==> flow/design.v <==
module incline_sat(
    input [12:0] incline,
    output [9:0] incline_sat
);
assign incline_sat = (~incline[12] && |incline[12:9]) ? 10'h1FF : 
                    (incline[12] && ~(&incline[12:9])) ? 10'h200 : incline[9:0];
endmodule
module desiredDrive(
    input [11:0] avg_torque,
    input [4:0] cadence,
    input not_pedaling,
    input [12:0] incline,
    input [2:0] scale,
    output [11:0] target_curr
);
localparam TORQUE_MIN = 12'h380;
localparam TOO_SMALL = 5'h05;
logic [9:0] inc_sat;
incline_sat i1( .incline(incline), .incline_sat(inc_sat));
logic [10:0] incline_factor;
assign incline_factor = {inc_sat[9], inc_sat[9:0]} + 11'd256;
logic [8:0] incline_factor_limit;
assign incline_factor_limit = (incline_factor[10] == 1'b1) ? 9'h000 : (incline_factor[9]) ? 9'h1FF : incline_factor[8:0];
logic [5:0] cadence_factor;
assign cadence_factor = (|cadence[4:1]) ? ({1'b0, cadence} + 6'd32) : 6'h00;
logic [12:0]torque_off;
assign torque_off = {1'b0, avg_torque} - {1'b0, TORQUE_MIN};
logic [12:0] torque_pos;
assign torque_pos = (torque_off[12] == 1'b1) ? 12'h000 : torque_off[11:0];
logic [30:0]assist_prod;
assign assist_prod = not_pedaling ? 30'h00000000 : (torque_pos * incline_factor_limit * cadence_factor * scale);
assign target_curr = (|assist_prod[29:27]) ? 12'hFFF : assist_prod[26:15];
endmodule
module desiredDrive_reg(
    input clk, rst_n,
    input [11:0] avg_torque,
    input [4:0] cadence,
    input not_pedaling,
    input [12:0] incline,
    input [2:0] scale,
    output logic [11:0] target_curr
);
logic [11:0] avg_torque_r;
logic [4:0] cadence_r;
logic not_pedaling_r;
logic [12:0] incline_r;
logic [2:0] scale_r;
logic [11:0] target_curr_nxt;
always_ff @(posedge clk, negedge rst_n) begin
    if (!rst_n) begin
        avg_torque_r <= 12'h000;
        cadence_r <= 5'h00;
        not_pedaling_r <= 1'b0;
        incline_r <= 13'h0000;
        scale_r <= 3'h0;
    end
    else begin
        avg_torque_r <= avg_torque;
        cadence_r <= cadence;
        not_pedaling_r <= not_pedaling;
        incline_r <= incline;
        scale_r <= scale;
    end
end
desiredDrive iDD(.avg_torque(avg_torque_r), .cadence(cadence_r), .not_pedaling(not_pedaling_r),
                 .incline(incline_r), .scale(scale_r), .target_curr(target_curr_nxt));
always_ff @(posedge clk, negedge rst_n) begin
    if (!rst_n)
        target_curr <= 12'h000;
    else
        target_curr <= target_curr_nxt;
end
endmodule
# From RTL to reports: desiredDrive_reg
# Tool output for the design above, in the order of the flow.
# Line numbers count from 1 in the design file above.
# Operators carry their Yosys type and port widths (W data, S select, Z words).
# Cell names lack the library's common part.
design:
  design: "desiredDrive_reg"
  clock: "clk"
  lib: "sky130hd"
  pvt_corner: "tt_025C_1v80"

# Word-level counts
# Counts by Yosys on the flattened word-level netlist (proc, flatten, opt, wreduce; memories kept). Register bits leave out memories and registers merged into their read ports (data or address); mux counts leave out enables and synchronous resets folded into registers. Print and check cells are left out. Cells with the same type and inputs are merged into one.
classes:
  n_logic: 2
  reduce_and_logical: 6
  mux: 8
  n_mul: 3
  add_sub_neg: 3
op_table:
  columns: ["operator", "count"]
  rows:
  - ["$mul A12 B9 Y21", 1]
  - ["$mul A31 B6 Y31", 1]
  - ["$mul A31 B3 Y30", 1]
  - ["$mux W30", 1]
  - ["$mux W12", 2]
  - ["$mux W10", 2]
  - ["$mux W9", 2]
  - ["$sub A12 B10 Y13 const B", 1]
  - ["$add A10 B10 Y11 const B", 1]
  - ["$reduce_or A4 Y1", 2]
  - ["$add A5 B6 Y6 const B", 1]
  - ["$mux W6", 1]
  - ["$reduce_and A4 Y1", 1]
  - ["$reduce_or A3 Y1", 1]
  - ["$logic_and A1 B1 Y1", 2]
  - ["$not A1 Y1", 2]
bits:
  out_inout_bits: 12
  ff_bits: 46

# Depth
# Depth = most cells in a row (Yosys ltp): at word level without a register or memory, in the mapped netlist without a sequential cell, where the memories' decode and read muxes count.
depth:
  ltp_word: 14
  abc_area: 0
  ltp_mapped: 55
  ltp_nobuf: 53

# Mapped cells and area
# Source: synth_stat.txt of the flow (Yosys; design flattened, memories mapped). It holds for the ABC_AREA given above (unset counts as 0); a run with the other value may have another netlist.
# Totals and module areas in this step are rounded.
synth_totals:
  ff_cells: 46
  cell_count: 1324
  buf_cells: 38
  yosys_area_um2: 11100
by_type:
  columns: ["type", "count"]
  rows:
  - ["fa_1", 174]
  - ["ha_1", 109]
  - ["dfrtp_1", 46]
  - ["inv_1", 249]
  - ["nand2_1", 201]
  - ["and2_1", 60]
  - ["nor2_1", 81]
  - ["a21oi_1", 51]
  - ["xnor2_1", 26]
  - ["a21o_1", 30]
  - ["nand3_1", 40]
  - ["xor2_1", 19]
  - ["o21ai_0", 32]
  - ["clkbuf_1", 35]
  - ["nor3_1", 19]
  - ["a2111oi_4", 3]
  - ["nor2b_1", 13]
  - ["a211oi_1", 10]
# Other cell types: 47; their cells: 126.
# The figures by module come from a second, unflattened synthesis with its own total; it is not the netlist above.
hier_totals:
  cells_unflattened: 1304
  area_unflattened_um2: 10900
# Rows give one instance, submodules left out.
by_module:
  columns: ["module", "n_inst", "area_um2", "n_cells"]
  rows:
  - ["desiredDrive", 1, 9540, 1224]
  - ["desiredDrive_reg", 1, 1150, 46]
  - ["incline_sat", 1, 239, 34]

# Worst setup path after synthesis
# Path of least setup slack by OpenSTA after synthesis, without wires, with an ideal clock, recovery checks aside; 20% of the period is set as input and as output delay. Where synthesis merged equal registers, the netlist keeps one of their names.
synth_path:
  kind: "reg-to-reg"
  startpoint: "reg incline_r[11]"
  endpoint: "reg (no name shown)"
  arrival_ps: 11286
  path_delay_ps: 11418
  required_time_ps: 12868
  stages: 50
  t_first_pin_ps: 0
  path_buffers: 3
  clock_period_ps: 13000
  setup_slack_ps: 1582
  synth_period_reached_ps: 11418
# "path_delay_ps" is the arrival time less input delay plus setup time.
# "stages": output pins that drive a net of the path, with the launching flip-flop's if there is one; two outputs of one cell count as two.
# "synth_period_reached_ps" is the clock period less the worst setup slack; recovery checks do not enter. This is arithmetic on one report: input and output delays are still those of the set period (20% each).
# The rows between start and end are the longest chain of elaborated cells between them; the timing report does not say that the signal goes this way. Where chains are equally long, one stands for them.
# A line is the first line of the expression or statement that the cell stems from. Yosys adds cells for indexed reads and writes and turns some case tables into memories.
synth_between:
  cell_sequence: "dfrtp_1 -> nor3_1 -> nor2_1 -> a21o_1 -> ha_1 -> nor2_1 -> clkbuf_1 -> a21o_1 -> clkbuf_1 -> nor2_1 -> fa_1 -> inv_1 -> fa_1 -> inv_1 -> fa_1 -> inv_1 -> fa_1 -> inv_1 -> [... 14 more ...] -> a21o_1 -> a2111oi_4 -> o32ai_2 -> a21oi_1 -> inv_1 -> a21oi_1 -> xnor2_1 -> nand2_1 -> fa_1 -> inv_1 -> ha_1 -> nand4_1 -> a2111oi_4 -> or2_2 -> o2111ai_1 -> a211oi_2 -> buf_6 -> o21ai_0"
  elab_chain_len: 14
synth_rtl:
  columns: ["item", "line_no", "rtl"]
  rows:
  - ["start, declared", 46, "logic [12:0] incline_r;"]
  - ["start, assigned", 54, "incline_r <= 13'h0000;"]
  - ["start, assigned", 61, "incline_r <= incline;"]
  - ["$reduce_and A4 Y1", 6, "(incline[12] && ~(&incline[12:9])) ? 10'h200 : incline[9:0];"]
  - ["$not A1 Y1", 6, null]
  - ["$logic_and A1 B1 Y1", 6, null]
  - ["$mux W10", 6, null]
  - ["$mux W10", 5, "assign incline_sat = (~incline[12] && |incline[12:9]) ? 10'h1FF :"]
  - ["$add A10 B10 Y11", 21, "assign incline_factor = {inc_sat[9], inc_sat[9:0]} + 11'd256;"]
  - ["$mux W9 (2 in a row)", 23, "assign incline_factor_limit = (incline_factor[10] == 1'b1) ? 9'h000 : (incline_factor[9]) ? 9'h1FF : incline_f ..."]
  - ["$mul A12 B9 Y21", 31, "assign assist_prod = not_pedaling ? 30'h00000000 : (torque_pos * incline_factor_limit * cadence_factor * scale ..."]
  - ["$mul A31 B6 Y31", 31, null]
  - ["$mul A31 B3 Y30", 31, null]
  - ["$mux W30", 31, null]
  - ["$reduce_or A3 Y1", 32, null]
  - ["$mux W12", 32, null]
  - ["end, assigned", 69, null]
  - ["end, assigned", 71, null]
  - ["end, declared", 41, null]

# Path in the finished layout
# Path of least setup slack in the final report of run 1 (OpenROAD, finished layout, wires in). Where an end is a register, its clock arrival counts in the times.
# The path's times are printed in steps of 10 ps; the period is the one set.
layout_path:
  kind: "reg-to-reg"
  startpoint: "reg incline_r[8]"
  endpoint: "reg (no name shown)"
  setup_slack_ps: 2740
  t_first_pin_ps: 320
  clock_period_ps: 14500
  stages: 52
  path_buffers: 5
  arrival_ps: 11950
  required_time_ps: 14690
# The rows between start and end are the longest chain of elaborated cells between them; the timing report does not say that the signal goes this way. Where chains are equally long, one stands for them.
layout_between:
  cell_sequence: "dfrtp_1 -> nor3_2 -> nor2_1 -> a21o_1 -> ha_4 -> nor2_4 -> buf_4 -> buf_4 -> a21oi_4 -> nand3_1 -> fa_1 -> fa_1 -> inv_2 -> fa_1 -> inv_2 -> fa_1 -> inv_2 -> ha_4 -> [... 16 more ...] -> a2111oi_4 -> o32ai_2 -> buf_4 -> a21oi_2 -> inv_1 -> a21oi_2 -> xnor2_2 -> nand2_1 -> fa_1 -> inv_2 -> ha_4 -> nand4_1 -> a2111oi_4 -> o21ai_1 -> and4b_1 -> a211oi_4 -> buf_6 -> o21ai_1"
  elab_chain_len: 11
layout_rtl:
  columns: ["item", "line_no", "rtl"]
  rows:
  - ["start, declared", 46, "logic [12:0] incline_r;"]
  - ["start, assigned", 54, "incline_r <= 13'h0000;"]
  - ["start, assigned", 61, "incline_r <= incline;"]
  - ["$mux W10", 6, "(incline[12] && ~(&incline[12:9])) ? 10'h200 : incline[9:0];"]
  - ["$mux W10", 5, "assign incline_sat = (~incline[12] && |incline[12:9]) ? 10'h1FF :"]
  - ["$add A10 B10 Y11", 21, "assign incline_factor = {inc_sat[9], inc_sat[9:0]} + 11'd256;"]
  - ["$mux W9 (2 in a row)", 23, "assign incline_factor_limit = (incline_factor[10] == 1'b1) ? 9'h000 : (incline_factor[9]) ? 9'h1FF : incline_f ..."]
  - ["$mul A12 B9 Y21", 31, "assign assist_prod = not_pedaling ? 30'h00000000 : (torque_pos * incline_factor_limit * cadence_factor * scale ..."]
  - ["$mul A31 B6 Y31", 31, null]
  - ["$mul A31 B3 Y30", 31, null]
  - ["$mux W30", 31, null]
  - ["$reduce_or A3 Y1", 32, null]
  - ["$mux W12", 32, null]
  - ["end, assigned", 69, null]
  - ["end, assigned", 71, null]
  - ["end, declared", 41, null]

# Top module desiredDrive_reg; platform sky130hd; tools Yosys and OpenROAD; 3 stored runs in no particular order. Input and output delays are each 20% of the period that was set; the output load is 0.01 pF.
# By "timing.achieved_period_ps" is meant the clock period of the run minus its worst setup slack. This is arithmetic on one report: input and output delays are still those of the set period (20% each).
# "worstPathTime_ps" = time allowed to the worst setup path (clock period - input delay - output delay, where it has them) - its slack; a late launch clock adds to it, a late capture clock takes from it.
# "worstPathTime_ps" is given in steps of 10 ps.
# Results are given in rounded form.
runs:
  - name: "run 1"
    settings:
      ABC_AREA: 0
      CAP_MARGIN: 35
      CELL_PAD_IN_SITES_DETAIL_PLACEMENT: 2
      CORE_MARGIN: 8
      CORE_UTILIZATION: 23
      CTS_CLUSTER_DIAMETER: 198
      CTS_CLUSTER_SIZE: 43
      GPL_ROUTABILITY_DRIVEN: 1
      GPL_TIMING_DRIVEN: 0
      MAX_ROUTING_LAYER: "met4"
      PLACE_DENSITY_LB_ADDON: 0.24
      SETUP_SLACK_MARGIN: 2.67
      SLEW_MARGIN: 35
      TNS_END_PERCENT: 90
      period_ns: 14.5
    results:
      timing.achieved_period_ps: 11763
      final_setup_tns_ps: 0
      design_die_area_um2: 55500
      worstPathTime_ps: 11760
      critical_path_kind: "reg-to-reg"
      finish.utilization_pct: 29.2
      final_hold_ws_ps: 644
      worstSetupSlack_ps: 2740
      stdcell_area_um2: 13900
      synth_area_um2: 11100
  - name: "run 2"
    settings:
      CORE_UTILIZATION: 40
      period_ns: 12.3
      CAP_MARGIN: 20
      CORE_MARGIN: 2
      SLEW_MARGIN: 20
    results:
      design_die_area_um2: 29100
      stdcell_area_um2: 12500
      synth_area_um2: 11100
      worstPathTime_ps: 11740
      critical_path_kind: "reg-to-reg"
      timing.achieved_period_ps: 11741
      final_hold_ws_ps: 786
      finish.utilization_pct: 46.2
      final_setup_tns_ps: 0
      worstSetupSlack_ps: 559
  - name: "run 3"
    settings:
      ABC_AREA: 1
      CAP_MARGIN: 10
      CELL_PAD_IN_SITES_GLOBAL_PLACEMENT: 3
      CORE_ASPECT_RATIO: 1.76
      CORE_UTILIZATION: 40
      CTS_CLUSTER_DIAMETER: 214
      CTS_CLUSTER_SIZE: 12
      GPL_ROUTABILITY_DRIVEN: 1
      HOLD_SLACK_MARGIN: 0.19
      PLACE_DENSITY: 0.4
      SETUP_SLACK_MARGIN: -1.13
      SLEW_MARGIN: 35
      TNS_END_PERCENT: 35
      period_ns: 13.0
      CORE_MARGIN: 2
    results:
      finish.utilization_pct: 44.5
      final_setup_tns_ps: -779
      worstSetupSlack_ps: -92
      synth_area_um2: 11200
      stdcell_area_um2: 12300
      timing.achieved_period_ps: 13092
      worstPathTime_ps: 13090
      critical_path_kind: "reg-to-reg"
      design_die_area_um2: 29500
      final_hold_ws_ps: 656
